==> flow/design.v <==
module TM_ALU (
    input  wire        clk,
    input  wire        reset,
    input  wire [7:0]  AvgTxLen,
    input  wire [7:0]  InstExed,
    input  wire [7:0]  CurTxLen,
    output wire [7:0]  AvgTxLen_new,
    output wire [7:0]  InstExed_new
);
    reg [15:0] mac_result;  
    reg [7:0]  inc_result;
    reg [15:0] mac_reg;     
    reg [7:0]  inc_reg;      
    reg [7:0]  AvgTxLen_reg;  
    always @(posedge clk) begin
        if (reset) begin
            mac_reg      <= 0;
            inc_reg      <= 0;
            AvgTxLen_reg <= 0;
        end else begin
            mac_result     <= AvgTxLen * InstExed;
            mac_reg      <= mac_result + CurTxLen;
            inc_result     <= InstExed + 1;
            inc_reg      <= inc_result;
            AvgTxLen_reg <= AvgTxLen;  
        end
    end
    reg [7:0] AvgTxLen_new_reg;
    always @(posedge clk) begin
        if (reset) begin
            AvgTxLen_new_reg <= 0;
        end else begin
            if (inc_reg == 0) begin  
                AvgTxLen_new_reg <= 0;
            end else begin
                AvgTxLen_new_reg <= mac_reg / inc_reg;
            end
        end
    end
    assign AvgTxLen_new  = AvgTxLen_new_reg;
    assign InstExed_new = (reset) ? 8'b0 : AvgTxLen_reg;  
endmodule
======== Reports on TM_ALU ========
Tool output for the design above, in the order of the flow.
Line numbers count from 1 in the design file above.
The mark -- stands for no value.
design
  top module .............................. TM_ALU
  clock input ............................. clk
  cell library ............................ sky130hd
  corner .................................. tt_025C_1v80

======== After elaboration ========
Yosys after proc, flatten, opt, wreduce and memory -nomap, before mapping. Enables and synchronous resets that opt folds into registers are not counted as muxes. Memory bits, and registers merged into a memory's read port (data or address), are not among the register bits. Print and check cells are not counted. Equal cells are merged and count once.
cells by class
  add/subtract/negate cells ............... 2
  reductions and logical operators ........ 2
  bitwise operators ....................... 0
  shifts and indexed selects .............. 0
  divide/modulo/power cells ............... 1
  magnitude comparators ................... 0
  multiplexer cells ....................... 1
  equality and inequality tests ........... 0
  multipliers ............................. 1
operators by type and width
  kind                                                            number
  16-bit by 8-bit divider with 16-bit output                      1
  8-bit by 8-bit multiplier with 16-bit output                    1
  16-bit by 8-bit adder with 16-bit output                        1
  8-bit by 1-bit adder with 8-bit output (second input constant)  1
  8-bit zero test                                                 1
  8-bit two-way mux                                               1
  2-bit OR reduction                                              1
bit counts
  bits in writable memories ............... 0
  latch bits .............................. 0
  memories kept ........................... 0
  output and inout bits ................... 16
  memory bits (read-only) ................. 0
  input port bits ......................... 26
  flip-flop bits (word level) ............. 64
  word width x clocked read ports ......... 0
  cells after elaboration ................. 13

======== Logic depth ========
Yosys ltp: most cells in a row. Word level: on the elaborated netlist, between registers, memories and ports. Mapped: between sequential cells and ports; inverters and the memories' decode and read muxes count.
logic depth
  word-level depth ........................ 2
  ABC_AREA ................................ 0
  mapped depth ............................ 157

======== Netlist ========
Source: synth_stat.txt of the flow (Yosys; design flattened, memories mapped). It holds for the ABC_AREA given above (unset counts as 0); a run with the other value may have another netlist.
mapped netlist
  sequential area ......................... 1521.5 um2
  flip-flops .............................. 64
  cell count .............................. 1161
  mapped area ............................. 9683.0 um2
cells by type
  type                       number
  sky130_fd_sc_hd__ha_1      146
  sky130_fd_sc_hd__dfxtp_1   40
  sky130_fd_sc_hd__fa_1      37
  sky130_fd_sc_hd__edfxtp_1  24
  sky130_fd_sc_hd__o21a_1    52
  sky130_fd_sc_hd__inv_1     94
  sky130_fd_sc_hd__nand2_1   91
  sky130_fd_sc_hd__a21oi_1   59
  sky130_fd_sc_hd__xnor2_1   33
  sky130_fd_sc_hd__nor2_1    76
  sky130_fd_sc_hd__xor2_1    29
  sky130_fd_sc_hd__nor3_1    49
  sky130_fd_sc_hd__o21ai_0   49
  sky130_fd_sc_hd__nor2b_1   38
  sky130_fd_sc_hd__and2_1    37
  sky130_fd_sc_hd__mux2_2    16
  sky130_fd_sc_hd__a21o_1    23
  sky130_fd_sc_hd__mux2i_1   16
Other cell types: 68; their cells: 252.

======== Timing after synthesis ========
Path of least setup slack by OpenSTA after synthesis, without wires, with an ideal clock, recovery checks aside; 20% of the period is set as input and as output delay. Where synthesis merged equal registers, the netlist keeps one of their names.
timing after synthesis
  kind .................................... register -> register
  start point ............................. reg inc_reg[7]
  end point ............................... reg AvgTxLen_new_reg[0]
  data required time ...................... 29.835 ns
  driving pins on the path ................ 147
  data arrival time ....................... 29.817 ns
  delay of the path ....................... 29.982 ns
  clock period ............................ 30.0 ns
  slack ................................... 0.018 ns
  time at the first pin ................... 0.000 ns
  library setup time ...................... 0.165 ns
  period reached after synthesis .......... 29.982 ns
"delay of the path" = arrival - input delay + setup time.
"driving pins on the path": output pins that drive a net of the path, with the launching flip-flop's if there is one; two outputs of one cell count as two.
"period reached after synthesis" = period - worst setup slack (recovery checks aside). The figure is calculated, with input and output delays left at 20% of the set period.
A register here has more assigning lines than the two given.
on the way, after synthesis
  path through ............................ sky130_fd_sc_hd__dfxtp_1 -> sky130_fd_sc_hd__buf_6 -> sky130_fd_sc_hd__nor4_4 -> sky130_fd_sc_hd__nand3_2 -> sky130_fd_sc_hd__nor2_1 -> sky130_fd_sc_hd__a21oi_1 -> sky130_fd_sc_hd__a21oi_1 -> sky130_fd_sc_hd__ha_1 -> sky130_fd_sc_hd__or3_1 -> sky130_fd_sc_hd__and3_1 -> sky130_fd_sc_hd__a211o_1 -> sky130_fd_sc_hd__and2_1 -> sky130_fd_sc_hd__ha_1 -> sky130_fd_sc_hd__a21oi_1 -> sky130_fd_sc_hd__a2111o_1 -> sky130_fd_sc_hd__o221a_2 -> sky130_fd_sc_hd__or2_2 -> sky130_fd_sc_hd__ha_1 -> (+111 left out) -> sky130_fd_sc_hd__a21o_1 -> sky130_fd_sc_hd__nor2b_1 -> sky130_fd_sc_hd__nand3_1 -> sky130_fd_sc_hd__or4_1 -> sky130_fd_sc_hd__buf_6 -> sky130_fd_sc_hd__mux2_4 -> sky130_fd_sc_hd__ha_1 -> sky130_fd_sc_hd__nor2b_1 -> sky130_fd_sc_hd__o21ai_0 -> sky130_fd_sc_hd__nand2b_1 -> sky130_fd_sc_hd__a21oi_1 -> sky130_fd_sc_hd__nor2b_1 -> sky130_fd_sc_hd__o21ai_0 -> sky130_fd_sc_hd__nand2b_1 -> sky130_fd_sc_hd__a21oi_1 -> sky130_fd_sc_hd__nand2_1 -> sky130_fd_sc_hd__a2111oi_0 -> sky130_fd_sc_hd__a41oi_1
  elaborated cells on any way between the ends .. 3
ends and longest elaborated chain, after synthesis
  item           RTL line  RTL
  from (decl)    13        reg [7:0]  inc_reg;
  from (assign)  18        inc_reg      <= 0;
  from (assign)  24        inc_reg      <= inc_result;
  to (assign)    31        AvgTxLen_new_reg <= 0;
  to (assign)    36        AvgTxLen_new_reg <= mac_reg / inc_reg;
  to (decl)      28        reg [7:0] AvgTxLen_new_reg;
No chain of elaborated cells between the ends is given.

======== Timing after layout ========
Path of least setup slack in the final report of record 1 (OpenROAD, finished layout, wires in). Where an end is a register, its clock arrival counts in the times.
timing post-layout
  kind .................................... register -> register
  start point ............................. reg inc_reg[4]
  end point ............................... reg AvgTxLen_new_reg[0]
  slack ................................... 1.50 ns
  library setup time ...................... 0.13 ns
  data required time ...................... 30.20 ns
  data arrival time ....................... 28.70 ns
  time at the first pin ................... 0.33 ns
  clock period ............................ 30.0 ns
  driving pins on the path ................ 146
A register here has more assigning lines than the two given.
on the way, post-layout
  path through ............................ sky130_fd_sc_hd__dfxtp_1 -> sky130_fd_sc_hd__nor4_4 -> sky130_fd_sc_hd__nand3_2 -> sky130_fd_sc_hd__nor2_2 -> sky130_fd_sc_hd__a21oi_1 -> sky130_fd_sc_hd__a21oi_1 -> sky130_fd_sc_hd__ha_1 -> sky130_fd_sc_hd__or3_1 -> sky130_fd_sc_hd__and3_1 -> sky130_fd_sc_hd__a211o_1 -> sky130_fd_sc_hd__and2_1 -> sky130_fd_sc_hd__ha_4 -> sky130_fd_sc_hd__o211ai_1 -> sky130_fd_sc_hd__a2111o_1 -> sky130_fd_sc_hd__o221a_2 -> sky130_fd_sc_hd__or2_2 -> sky130_fd_sc_hd__ha_4 -> sky130_fd_sc_hd__o211ai_1 -> (+110 left out) -> sky130_fd_sc_hd__a21o_1 -> sky130_fd_sc_hd__a21o_1 -> sky130_fd_sc_hd__nor2b_1 -> sky130_fd_sc_hd__nand3_1 -> sky130_fd_sc_hd__or4_4 -> sky130_fd_sc_hd__mux2_4 -> sky130_fd_sc_hd__ha_1 -> sky130_fd_sc_hd__nor2b_1 -> sky130_fd_sc_hd__o21ai_1 -> sky130_fd_sc_hd__nand2b_1 -> sky130_fd_sc_hd__a21oi_1 -> sky130_fd_sc_hd__nor2b_1 -> sky130_fd_sc_hd__o21ai_0 -> sky130_fd_sc_hd__nand2b_1 -> sky130_fd_sc_hd__a21oi_1 -> sky130_fd_sc_hd__nand2_1 -> sky130_fd_sc_hd__a2111oi_2 -> sky130_fd_sc_hd__a41oi_1
  elaborated cells on any way between the ends .. 3
ends and longest elaborated chain, post-layout
  item           RTL line  RTL
  from (decl)    13        reg [7:0]  inc_reg;
  from (assign)  18        inc_reg      <= 0;
  from (assign)  24        inc_reg      <= inc_result;
  to (assign)    31        AvgTxLen_new_reg <= 0;
  to (assign)    36        AvgTxLen_new_reg <= mac_reg / inc_reg;
  to (decl)      28        reg [7:0] AvgTxLen_new_reg;
No chain of elaborated cells between the ends is given.

Data sheet: physical implementation of TM_ALU

Module TM_ALU, platform sky130hd: 3 stored runs of the flow (Yosys, OpenROAD) with differing settings, in no particular order. Input and output delays are each 20% of the period that was set; the output load is 0.01 pF.
"clock period reached" means the clock period less the worst setup slack. The figure is calculated, with input and output delays left at 20% of the set period.
"time on the worst setup path" = time allowed to the worst setup path (clock period - input delay - output delay, where it has them) - its slack; a late launch clock adds to it, a late capture clock takes from it.

======== record 1 ========
==> flow/run.sh <==
#!/bin/bash
# the make line also repeats the synthesis and layout settings of config.mk as NAME=value (left out here)
make -C /OpenROAD-flow-scripts/flow DESIGN_CONFIG=/design/flow/config.mk WORK_HOME=/design/flow/orfs CLKGATE_MAP_FILE= finish
==> flow/config.mk <==
export PLATFORM = sky130hd
export DESIGN_NAME = TM_ALU
export DESIGN_NICKNAME = TM_ALU
export VERILOG_FILES = /design/flow/design.v
export SDC_FILE = /design/flow/constraint.sdc
export NUM_CORES = 4
export LEC_CHECK = 0
export CAP_MARGIN = 20
export CORE_MARGIN = 2
export CORE_UTILIZATION = 40
export HOLD_SLACK_MARGIN = -0.07
export PLACE_DENSITY_LB_ADDON = 0.06
export SLEW_MARGIN = 20
==> flow/constraint.sdc <==
create_clock -name core_clock -period 30.0 [get_ports {clk}]
set_input_delay 6.0000 -clock core_clock [delete_from_list [all_inputs] [get_ports {clk}]]
set_output_delay 6.0000 -clock core_clock [all_outputs]
set_load 0.01 [all_outputs]

-------- measured, record 1 --------
  total negative slack on setup checks .... 0.000 ns
  standard-cell area of the final layout .. 11606.1 um2
  clock period reached .................... 28.499 ns
  time on the worst setup path ............ 28.50 ns
  worst setup path type ................... register -> register
  lowest hold slack ....................... 0.449 ns
  setup slack of the worst path ........... 1.501 ns
  die size ................................ 25467.4 um2
  post-route utilization .................. 49.2 %
  Yosys chip area after synthesis ......... 9683.0 um2

======== record 2 ========
==> flow/run.sh <==
#!/bin/bash
# the make line also repeats the synthesis and layout settings of config.mk as NAME=value (left out here)
make -C /OpenROAD-flow-scripts/flow DESIGN_CONFIG=/design/flow/config.mk WORK_HOME=/design/flow/orfs CLKGATE_MAP_FILE= finish
==> flow/config.mk <==
export PLATFORM = sky130hd
export DESIGN_NAME = TM_ALU
export DESIGN_NICKNAME = TM_ALU
export VERILOG_FILES = /design/flow/design.v
export SDC_FILE = /design/flow/constraint.sdc
export NUM_CORES = 4
export LEC_CHECK = 0
export ABC_AREA = 0
export CAP_MARGIN = 20
export CORE_MARGIN = 5
export CORE_UTILIZATION = 67
export GPL_ROUTABILITY_DRIVEN = 0
export MAX_ROUTING_LAYER = met5
export MIN_ROUTING_LAYER = met2
export SETUP_SLACK_MARGIN = 5.0
export SLEW_MARGIN = 5
export TNS_END_PERCENT = 100
==> flow/constraint.sdc <==
create_clock -name core_clock -period 29.3 [get_ports {clk}]
set_input_delay 5.8600 -clock core_clock [delete_from_list [all_inputs] [get_ports {clk}]]
set_output_delay 5.8600 -clock core_clock [all_outputs]
set_load 0.01 [all_outputs]

-------- record 2 --------
  stopped before the end: routing reported GRT-0116

======== record 3 ========
==> flow/run.sh <==
#!/bin/bash
# the make line also repeats the synthesis and layout settings of config.mk as NAME=value (left out here)
make -C /OpenROAD-flow-scripts/flow DESIGN_CONFIG=/design/flow/config.mk WORK_HOME=/design/flow/orfs CLKGATE_MAP_FILE= finish
==> flow/config.mk <==
export PLATFORM = sky130hd
export DESIGN_NAME = TM_ALU
export DESIGN_NICKNAME = TM_ALU
export VERILOG_FILES = /design/flow/design.v
export SDC_FILE = /design/flow/constraint.sdc
export NUM_CORES = 4
export LEC_CHECK = 0
export CAP_MARGIN = 20
export CORE_MARGIN = 2
export CORE_UTILIZATION = 40
export SLEW_MARGIN = 20
==> flow/constraint.sdc <==
create_clock -name core_clock -period 30.0 [get_ports {clk}]
set_input_delay 6.0000 -clock core_clock [delete_from_list [all_inputs] [get_ports {clk}]]
set_output_delay 6.0000 -clock core_clock [all_outputs]
set_load 0.01 [all_outputs]

-------- measured, record 3 --------
  total negative slack on setup checks .... 0.000 ns
  standard-cell area of the final layout .. 11516.0 um2
  clock period reached .................... 28.454 ns
  time on the worst setup path ............ 28.45 ns
  worst setup path type ................... register -> register
  lowest hold slack ....................... 0.446 ns
  setup slack of the worst path ........... 1.546 ns
  die size ................................ 25467.4 um2
  post-route utilization .................. 48.8 %
  Yosys chip area after synthesis ......... 9683.0 um2
